==> flow/design.v <==
module PWM_duty_cycle (
    input clk,            
    input rst,            
    input pwm_in,         
    output reg [7:0] duty_cycle   
);
    reg [15:0] high_count, total_count;   
    reg pwm_prev;        
    reg update_flag;     
    reg first_period;    
    always @(posedge clk or posedge rst) begin
        if (rst) begin
            high_count <= 0;
            total_count <= 0;
            duty_cycle <= 0;
            pwm_prev <= 0;
            update_flag <= 0;
            first_period <= 1;   
        end else begin
            total_count <= total_count + 1;
            if (pwm_in) high_count <= high_count + 1;
            if (pwm_prev && ~pwm_in) begin
                if (!first_period && total_count > 0) begin
                    duty_cycle <= (high_count * 100) / total_count;   
                end
                first_period <= 0;   
                high_count <= 0;
                total_count <= 0;
            end
            pwm_prev <= pwm_in;   
        end
    end
endmodule
Hand-over note for PWM_duty_cycle

From RTL to reports: PWM_duty_cycle --
Tool output for the design above before and after an edit, in the order of the flow. "unedited" refers to lines of the RTL above, "edited" to lines of the edited file. "difference": "edited" minus "unedited" as printed here. "rel. change": 100 x difference / "unedited". Library cell names are shortened. The mark - stands for no value.
Design: top PWM_duty_cycle, clock input clk, standard-cell library sky130hd, library corner tt_025C_1v80

The edit --
Unified diff, file above to edited file. The edit is scripted: it alters the design's behaviour and was not made to optimise anything.
begin of diff
@@ -22,5 +22,5 @@
             if (pwm_prev && ~pwm_in) begin
                 if (!first_period && total_count > 0) begin
-                    duty_cycle <= (high_count * 100) / total_count;   
+                    duty_cycle <= (high_count + 100) / total_count;   
                 end
                 first_period <= 0;   
end of diff

Elaborated design --
Source: Yosys, flattened and elaborated, memories not mapped. Widths are those after wreduce. Registers that Yosys merges into a memory's read port (data or address) are not register bits. Print and check cells do not count. Equal cells are merged and count once.
Bit counts:
- register bits after elaboration | unedited 42, edited 42, difference 0, rel. change 0.00%
- input port bits | unedited 3, edited 3, difference 0, rel. change 0.00%
- output and inout bits | unedited 8, edited 8, difference 0, rel. change 0.00%
- word-level cells | unedited 19, edited 19, difference 0, rel. change 0.00%
Cells by class:
- add/sub/neg operators | unedited 2, edited 3, difference +1, rel. change +50.00%
- multiply operators | unedited 1, edited 0, difference -1, rel. change -100.00%
- divide/modulo/power cells | unedited 1, edited 1, difference 0, rel. change 0.00%
- order comparisons | unedited 1, edited 1, difference 0, rel. change 0.00%
- mux-type cells | unedited 3, edited 3, difference 0, rel. change 0.00%
- bitwise gates (word level) | unedited 1, edited 1, difference 0, rel. change 0.00%
- reductions and logical operators | unedited 5, edited 5, difference 0, rel. change 0.00%
Operator list:
- multiplier 16 x 5 -> 21 bit with constant B | unedited 1, edited 0, difference -1, rel. change -100.00%
- adder 16 x 7 -> 17 bit with constant B | unedited 0, edited 1, difference +1
- 2-to-1 mux 16 bit | unedited 3, edited 3, difference 0, rel. change 0.00%
- adder 16 x 1 -> 16 bit with constant B | unedited 2, edited 2, difference 0, rel. change 0.00%
- logical AND 1 bit | unedited 2, edited 2, difference 0, rel. change 0.00%
- divider 32 x 16 -> 32 bit | unedited 1, edited 1, difference 0, rel. change 0.00%
- greater-than comparator 16 x 1 -> 1 bit with constant B | unedited 1, edited 1, difference 0, rel. change 0.00%
- zero test 1 bit | unedited 1, edited 1, difference 0, rel. change 0.00%
- NOT 1 bit | unedited 1, edited 1, difference 0, rel. change 0.00%
- AND reduction 2 bit | unedited 1, edited 1, difference 0, rel. change 0.00%
- nonzero test 2 bit | unedited 1, edited 1, difference 0, rel. change 0.00%

Longest topological paths --
Depth = most cells in a row (Yosys ltp): at word level without a register or memory, in the mapped netlist without a sequential cell, where the memories' decode and read muxes count.
Depth:
- word-level depth | unedited 3, edited 3, difference 0, rel. change 0.00%
- ABC_AREA | unedited 0, edited 0
- mapped depth | unedited 619, edited 469, difference -150, rel. change -24.23%
- mapped depth without buffers | unedited 549, edited 427, difference -122, rel. change -22.22%

Mapped cells and area --
Yosys stat after the flow's synthesis: flattened, memories mapped to cells. It holds for the ABC_AREA given above (unset counts as 0); a run with the other value may have another netlist.
Cell types:
- a21oi_1 | unedited 573, edited 253, difference -320, rel. change -55.85%
- nor2_1 | unedited 594, edited 368, difference -226, rel. change -38.05%
- xnor2_1 | unedited 316, edited 135, difference -181, rel. change -57.28%
- o21ai_0 | unedited 320, edited 165, difference -155, rel. change -48.44%
- nand2_1 | unedited 401, edited 267, difference -134, rel. change -33.42%
- a21o_1 | unedited 223, edited 93, difference -130, rel. change -58.30%
- o21a_1 | unedited 96, edited 218, difference +122, rel. change +127.08%
- inv_1 | unedited 199, edited 88, difference -111, rel. change -55.78%
- xor2_1 | unedited 165, edited 62, difference -103, rel. change -62.42%
- nand4_1 | unedited 124, edited 31, difference -93, rel. change -75.00%
- nand3_1 | unedited 168, edited 94, difference -74, rel. change -44.05%
- nand2b_1 | unedited 102, edited 34, difference -68, rel. change -66.67%
- ha_1 | unedited 448, edited 398, difference -50, rel. change -11.16%
- nor3_1 | unedited 174, edited 223, difference +49, rel. change +28.16%
- nor4_1 | unedited 63, edited 17, difference -46, rel. change -73.02%
- and2_1 | unedited 70, edited 37, difference -33, rel. change -47.14%
- nor2b_1 | unedited 70, edited 40, difference -30, rel. change -42.86%
- or2_2 | unedited 44, edited 71, difference +27, rel. change +61.36%
The list need not be complete.
Mapped netlist:
- standard cells after synthesis | unedited 5606, edited 3429, difference -2177, rel. change -38.83%
- chip area (Yosys) (sq mm) | unedited 0.0400397, edited 0.0244685, difference -0.0155712, rel. change -38.89%
- area of sequential cells (sq mm) | unedited 0.0010523, edited 0.0010523, difference 0.0000000, rel. change 0.00%
- mapped flip-flops | unedited 42, edited 42, difference 0, rel. change 0.00%
- buffers | unedited 175, edited 97, difference -78, rel. change -44.57%

Path before layout --
Source: OpenSTA report_checks on the synthesized netlist (no wires, ideal clock, input and output delay 20% of the period each), path of least setup slack; recovery checks are left aside. Register names are those of the netlist, which keeps one name where synthesis merged equal registers.
Path after synthesis:
- kind | unedited reg2reg, edited reg2reg
- start | unedited reg high_count[2], edited reg total_count[0]
- end | unedited reg duty_cycle[0], edited reg duty_cycle[0]
- period (ns) | unedited 110.0, edited 110.0, difference 0.0, rel. change 0.00%
- library setup time (ns) | unedited 0.151, edited 0.140, difference -0.011
- launch time at the first pin (ns) | unedited 0.000, edited 0.000, difference 0.000
- data arrival time (ns) | unedited 100.543, edited 88.947, difference -11.596, rel. change -11.53%
- data required time (ns) | unedited 109.849, edited 109.860, difference +0.011, rel. change +0.01%
- path slack (ns) | unedited 9.306, edited 20.912, difference +11.606
- path delay (ns) | unedited 100.694, edited 89.087, difference -11.607, rel. change -11.53%
- driving pins on the path | unedited 598, edited 445, difference -153, rel. change -25.59%
- buffers on the path | unedited 69, edited 46, difference -23, rel. change -33.33%
- synthesis period reached (ns) | unedited 100.694, edited 89.088, difference -11.606, rel. change -11.53%
"path delay" is the arrival time less input delay plus setup time. "driving pins on the path": output pins that drive a net of the path, with the launching flip-flop's if there is one; two outputs of one cell count as two. "synthesis period reached" is the clock period less the worst setup slack; recovery checks do not enter. This is arithmetic on one report: input and output delays are still those of the set period (20% each). Between the ends stands the longest chain of elaborated cells between them, by number of cells; it is not shown to be the way that was timed. Of several equally long chains one is given. Each line given opens the expression or statement behind the cell; cells for indexed reads and writes are added by Yosys, which also makes memories of some case tables. A register here has more assigning lines than the two given.
On the way, after synthesis, unedited: cells stage by stage dfrtp_1 -> clkbuf_1 -> inv_1 -> ha_1 -> ha_1 -> ha_1 -> inv_1 -> fa_1 -> nand2b_1 -> a21bo_4 -> a21oi_1 -> xnor2_1 -> and4_2 -> nand3_1 -> or4_1 -> a32oi_1 -> nor2_1 -> ha_1 -> [... 562 more ...] -> nand3_1 -> nand4b_2 -> buf_2 -> buf_2 -> nor2_1 -> a21oi_1 -> ha_1 -> a21o_1 -> a21o_1 -> a21oi_1 -> nand2_1 -> nand2_1 -> a21oi_1 -> nor4_1 -> nand3_1 -> a211o_1 -> a2111oi_1 -> a41oi_1, cells in the longest elaborated chain 2, elaborated cells between the ends (all ways) 2, RTL lines with such cells 1, classes of those cells 1 x mul; 1 x div
Ends and longest elaborated chain, after synthesis, unedited:
- start, declared | RTL line 7 | reg [15:0] high_count, total_count;
- start, assigned | RTL line 13 | high_count <= 0;
- start, assigned | RTL line 21 | if (pwm_in) high_count <= high_count + 1;
- multiplier 16 x 5 -> 21 bit | RTL line 24 | duty_cycle <= (high_count * 100) / total_count;
- divider 32 x 16 -> 32 bit | RTL line 24
- end, assigned | RTL line 15 | duty_cycle <= 0;
- end, assigned | RTL line 24
- end, declared | RTL line 5 | output reg [7:0] duty_cycle
On the way, after synthesis, edited: cells stage by stage dfrtp_1 -> inv_1 -> ha_1 -> nand2_1 -> nor3_1 -> ha_1 -> or3_1 -> nand4b_1 -> a21oi_1 -> ha_1 -> o211a_1 -> nor3_1 -> or3_1 -> mux2_2 -> ha_1 -> or3_1 -> o2bb2ai_1 -> nor2_1 -> [... 409 more ...] -> a21oi_1 -> nor2b_1 -> o21ai_0 -> nand2b_1 -> a21oi_1 -> nor2b_1 -> o21ai_0 -> nand2b_1 -> a21oi_1 -> nor2b_1 -> o21ai_0 -> nand2b_1 -> a21oi_1 -> nor2b_1 -> o21ai_0 -> nand2_1 -> a221oi_1 -> a32oi_1, elaborated cells between the ends (all ways) 4, RTL lines with such cells 2, classes of those cells 1 x div; 1 x compare; 2 x reduce/logical
Ends and longest elaborated chain, after synthesis, edited:
- start, declared | RTL line 7 | reg [15:0] high_count, total_count;
- start, assigned | RTL line 14 | total_count <= 0;
- start, assigned | RTL line 20 | total_count <= total_count + 1;
- end, assigned | RTL line 15 | duty_cycle <= 0;
- end, assigned | RTL line 24 | duty_cycle <= (high_count + 100) / total_count;
- end, declared | RTL line 5 | output reg [7:0] duty_cycle
edited: Chain of elaborated cells between the ends: none given.

Timing after layout --
From the final timing report of each run of pair A: the path of least setup slack in the routed layout; clock arrival at registers is part of the times.
Path after layout:
- kind | unedited reg2reg, edited reg2reg
- start | unedited reg high_count[9], edited reg total_count[8]
- end | unedited reg duty_cycle[0], edited reg duty_cycle[0]
- period (ns) | unedited 110.0, edited 110.0, difference 0.0, rel. change 0.00%
- library setup time (ns) | unedited 0.14, edited 0.12, difference -0.02
- launch time at the first pin (ns) | unedited 0.30, edited 0.31, difference +0.01, rel. change +3.33%
- data arrival time (ns) | unedited 102.00, edited 97.34, difference -4.66, rel. change -4.57%
- data required time (ns) | unedited 110.16, edited 110.18, difference +0.02, rel. change +0.02%
- path slack (ns) | unedited 8.16, edited 12.84, difference +4.68
- driving pins on the path | unedited 539, edited 414, difference -125, rel. change -23.19%
- buffers on the path | unedited 15, edited 9, difference -6, rel. change -40.00%
Between the ends stands the longest chain of elaborated cells between them, by number of cells; it is not shown to be the way that was timed. Of several equally long chains one is given. A register here has more assigning lines than the two given.
On the way, after layout, unedited: cells stage by stage dfrtp_1 -> ha_1 -> ha_1 -> fa_1 -> ha_1 -> a21oi_2 -> o21ai_1 -> or2_2 -> o211ai_1 -> nand4_1 -> nor4_4 -> buf_4 -> a41oi_2 -> xnor2_2 -> buf_4 -> inv_4 -> nor4_4 -> nand2_1 -> [... 503 more ...] -> nor3_2 -> nand3_1 -> nand4b_4 -> buf_12 -> nor2_1 -> a21oi_1 -> ha_1 -> a21o_1 -> a21o_1 -> a21oi_1 -> nand2_1 -> nand2_1 -> a21oi_1 -> nor4_1 -> nand3_1 -> a211o_1 -> a2111oi_1 -> a41oi_1, cells in the longest elaborated chain 2, elaborated cells between the ends (all ways) 2, RTL lines with such cells 1, classes of those cells 1 x mul; 1 x div
Ends and longest elaborated chain, after layout, unedited:
- start, declared | RTL line 7 | reg [15:0] high_count, total_count;
- start, assigned | RTL line 13 | high_count <= 0;
- start, assigned | RTL line 21 | if (pwm_in) high_count <= high_count + 1;
- multiplier 16 x 5 -> 21 bit | RTL line 24 | duty_cycle <= (high_count * 100) / total_count;
- divider 32 x 16 -> 32 bit | RTL line 24
- end, assigned | RTL line 15 | duty_cycle <= 0;
- end, assigned | RTL line 24
- end, declared | RTL line 5 | output reg [7:0] duty_cycle
On the way, after layout, edited: cells stage by stage dfrtp_1 -> nor4_4 -> nand4_2 -> nor3_1 -> ha_1 -> o21a_1 -> o21ai_0 -> nor3_1 -> ha_1 -> o211a_1 -> o31ai_1 -> nor4b_1 -> or2_2 -> ha_1 -> o21ai_0 -> o2bb2ai_1 -> nor2_1 -> mux2_2 -> [... 378 more ...] -> a21oi_1 -> nor2b_1 -> o21ai_0 -> nand2b_1 -> a21oi_1 -> nor2b_1 -> o21ai_0 -> nand2b_1 -> a21oi_1 -> nor2b_1 -> o21ai_0 -> nand2b_1 -> a21oi_1 -> nor2b_1 -> o21ai_0 -> nand2_1 -> a221oi_1 -> a32oi_1, elaborated cells between the ends (all ways) 4, RTL lines with such cells 2, classes of those cells 1 x div; 1 x compare; 2 x reduce/logical
Ends and longest elaborated chain, after layout, edited:
- start, declared | RTL line 7 | reg [15:0] high_count, total_count;
- start, assigned | RTL line 14 | total_count <= 0;
- start, assigned | RTL line 20 | total_count <= total_count + 1;
- end, assigned | RTL line 15 | duty_cycle <= 0;
- end, assigned | RTL line 24 | duty_cycle <= (high_count + 100) / total_count;
- end, declared | RTL line 5 | output reg [7:0] duty_cycle
edited: Chain of elaborated cells between the ends: none given.

Layout results --
Both versions went through the flow (Yosys, OpenROAD) with the same settings in each pair. Constraints: input delay and output delay 20% of the set period each, output load 0.01 pF.
Settings, pair A: CORE_UTILIZATION 40, period_ns 110.0, CAP_MARGIN 20, CORE_MARGIN 2, SLEW_MARGIN 20
Final reports, pair A:
- mapped cell area after synthesis (sq mm) | unedited 0.0400397, edited 0.0244685, difference -0.0155712, rel. change -38.89%
- overall die area (sq mm) | unedited 0.102647, edited 0.0631668, difference -0.0394802, rel. change -38.46%
- standard-cell area after layout (sq mm) | unedited 0.0420353, edited 0.025597, difference -0.0164383, rel. change -39.11%
- utilization after routing (%) | unedited 42.2, edited 42.3, difference +0.1
- setup slack of the worst path (ns) | unedited 8.161, edited 12.843, difference +4.682
- setup TNS (ns) | unedited 0.000, edited 0.000, difference 0.000
- worst-case hold slack (ns) | unedited 0.490, edited 0.494, difference +0.004
- clock period achieved (ns) | unedited 101.839, edited 97.157, difference -4.682, rel. change -4.60%
Settings, pair B: CELL_PAD_IN_SITES_DETAIL_PLACEMENT 1, CELL_PAD_IN_SITES_GLOBAL_PLACEMENT 0, CORE_UTILIZATION 24, CTS_CLUSTER_SIZE 43, MIN_ROUTING_LAYER met2, PLACE_DENSITY_LB_ADDON 0.09, SETUP_SLACK_MARGIN 0.82, period_ns 62.0, CAP_MARGIN 20, CORE_MARGIN 2, SLEW_MARGIN 20
Final reports, pair B:
- mapped cell area after synthesis (sq mm) | unedited 0.0400397, edited 0.0244685, difference -0.0155712, rel. change -38.89%
- overall die area (sq mm) | unedited 0.170115, edited 0.104523, difference -0.065592, rel. change -38.56%
- standard-cell area after layout (sq mm) | unedited 0.0703475, edited 0.0419127, difference -0.0284348, rel. change -40.42%
- utilization after routing (%) | unedited 42.5, edited 41.3, difference -1.2
- setup slack of the worst path (ns) | unedited -25.625, edited -15.832, difference +9.793
- setup TNS (ns) | unedited -114.192, edited -47.764, difference +66.428
- worst-case hold slack (ns) | unedited 0.498, edited 0.492, difference -0.006
- clock period achieved (ns) | unedited 87.624, edited 77.832, difference -9.792, rel. change -11.18%
"clock period achieved" is the run's clock period less its worst setup slack. It is reckoned from that one timing run; input and output delays stay at 20% of the period that was set.

End of note.
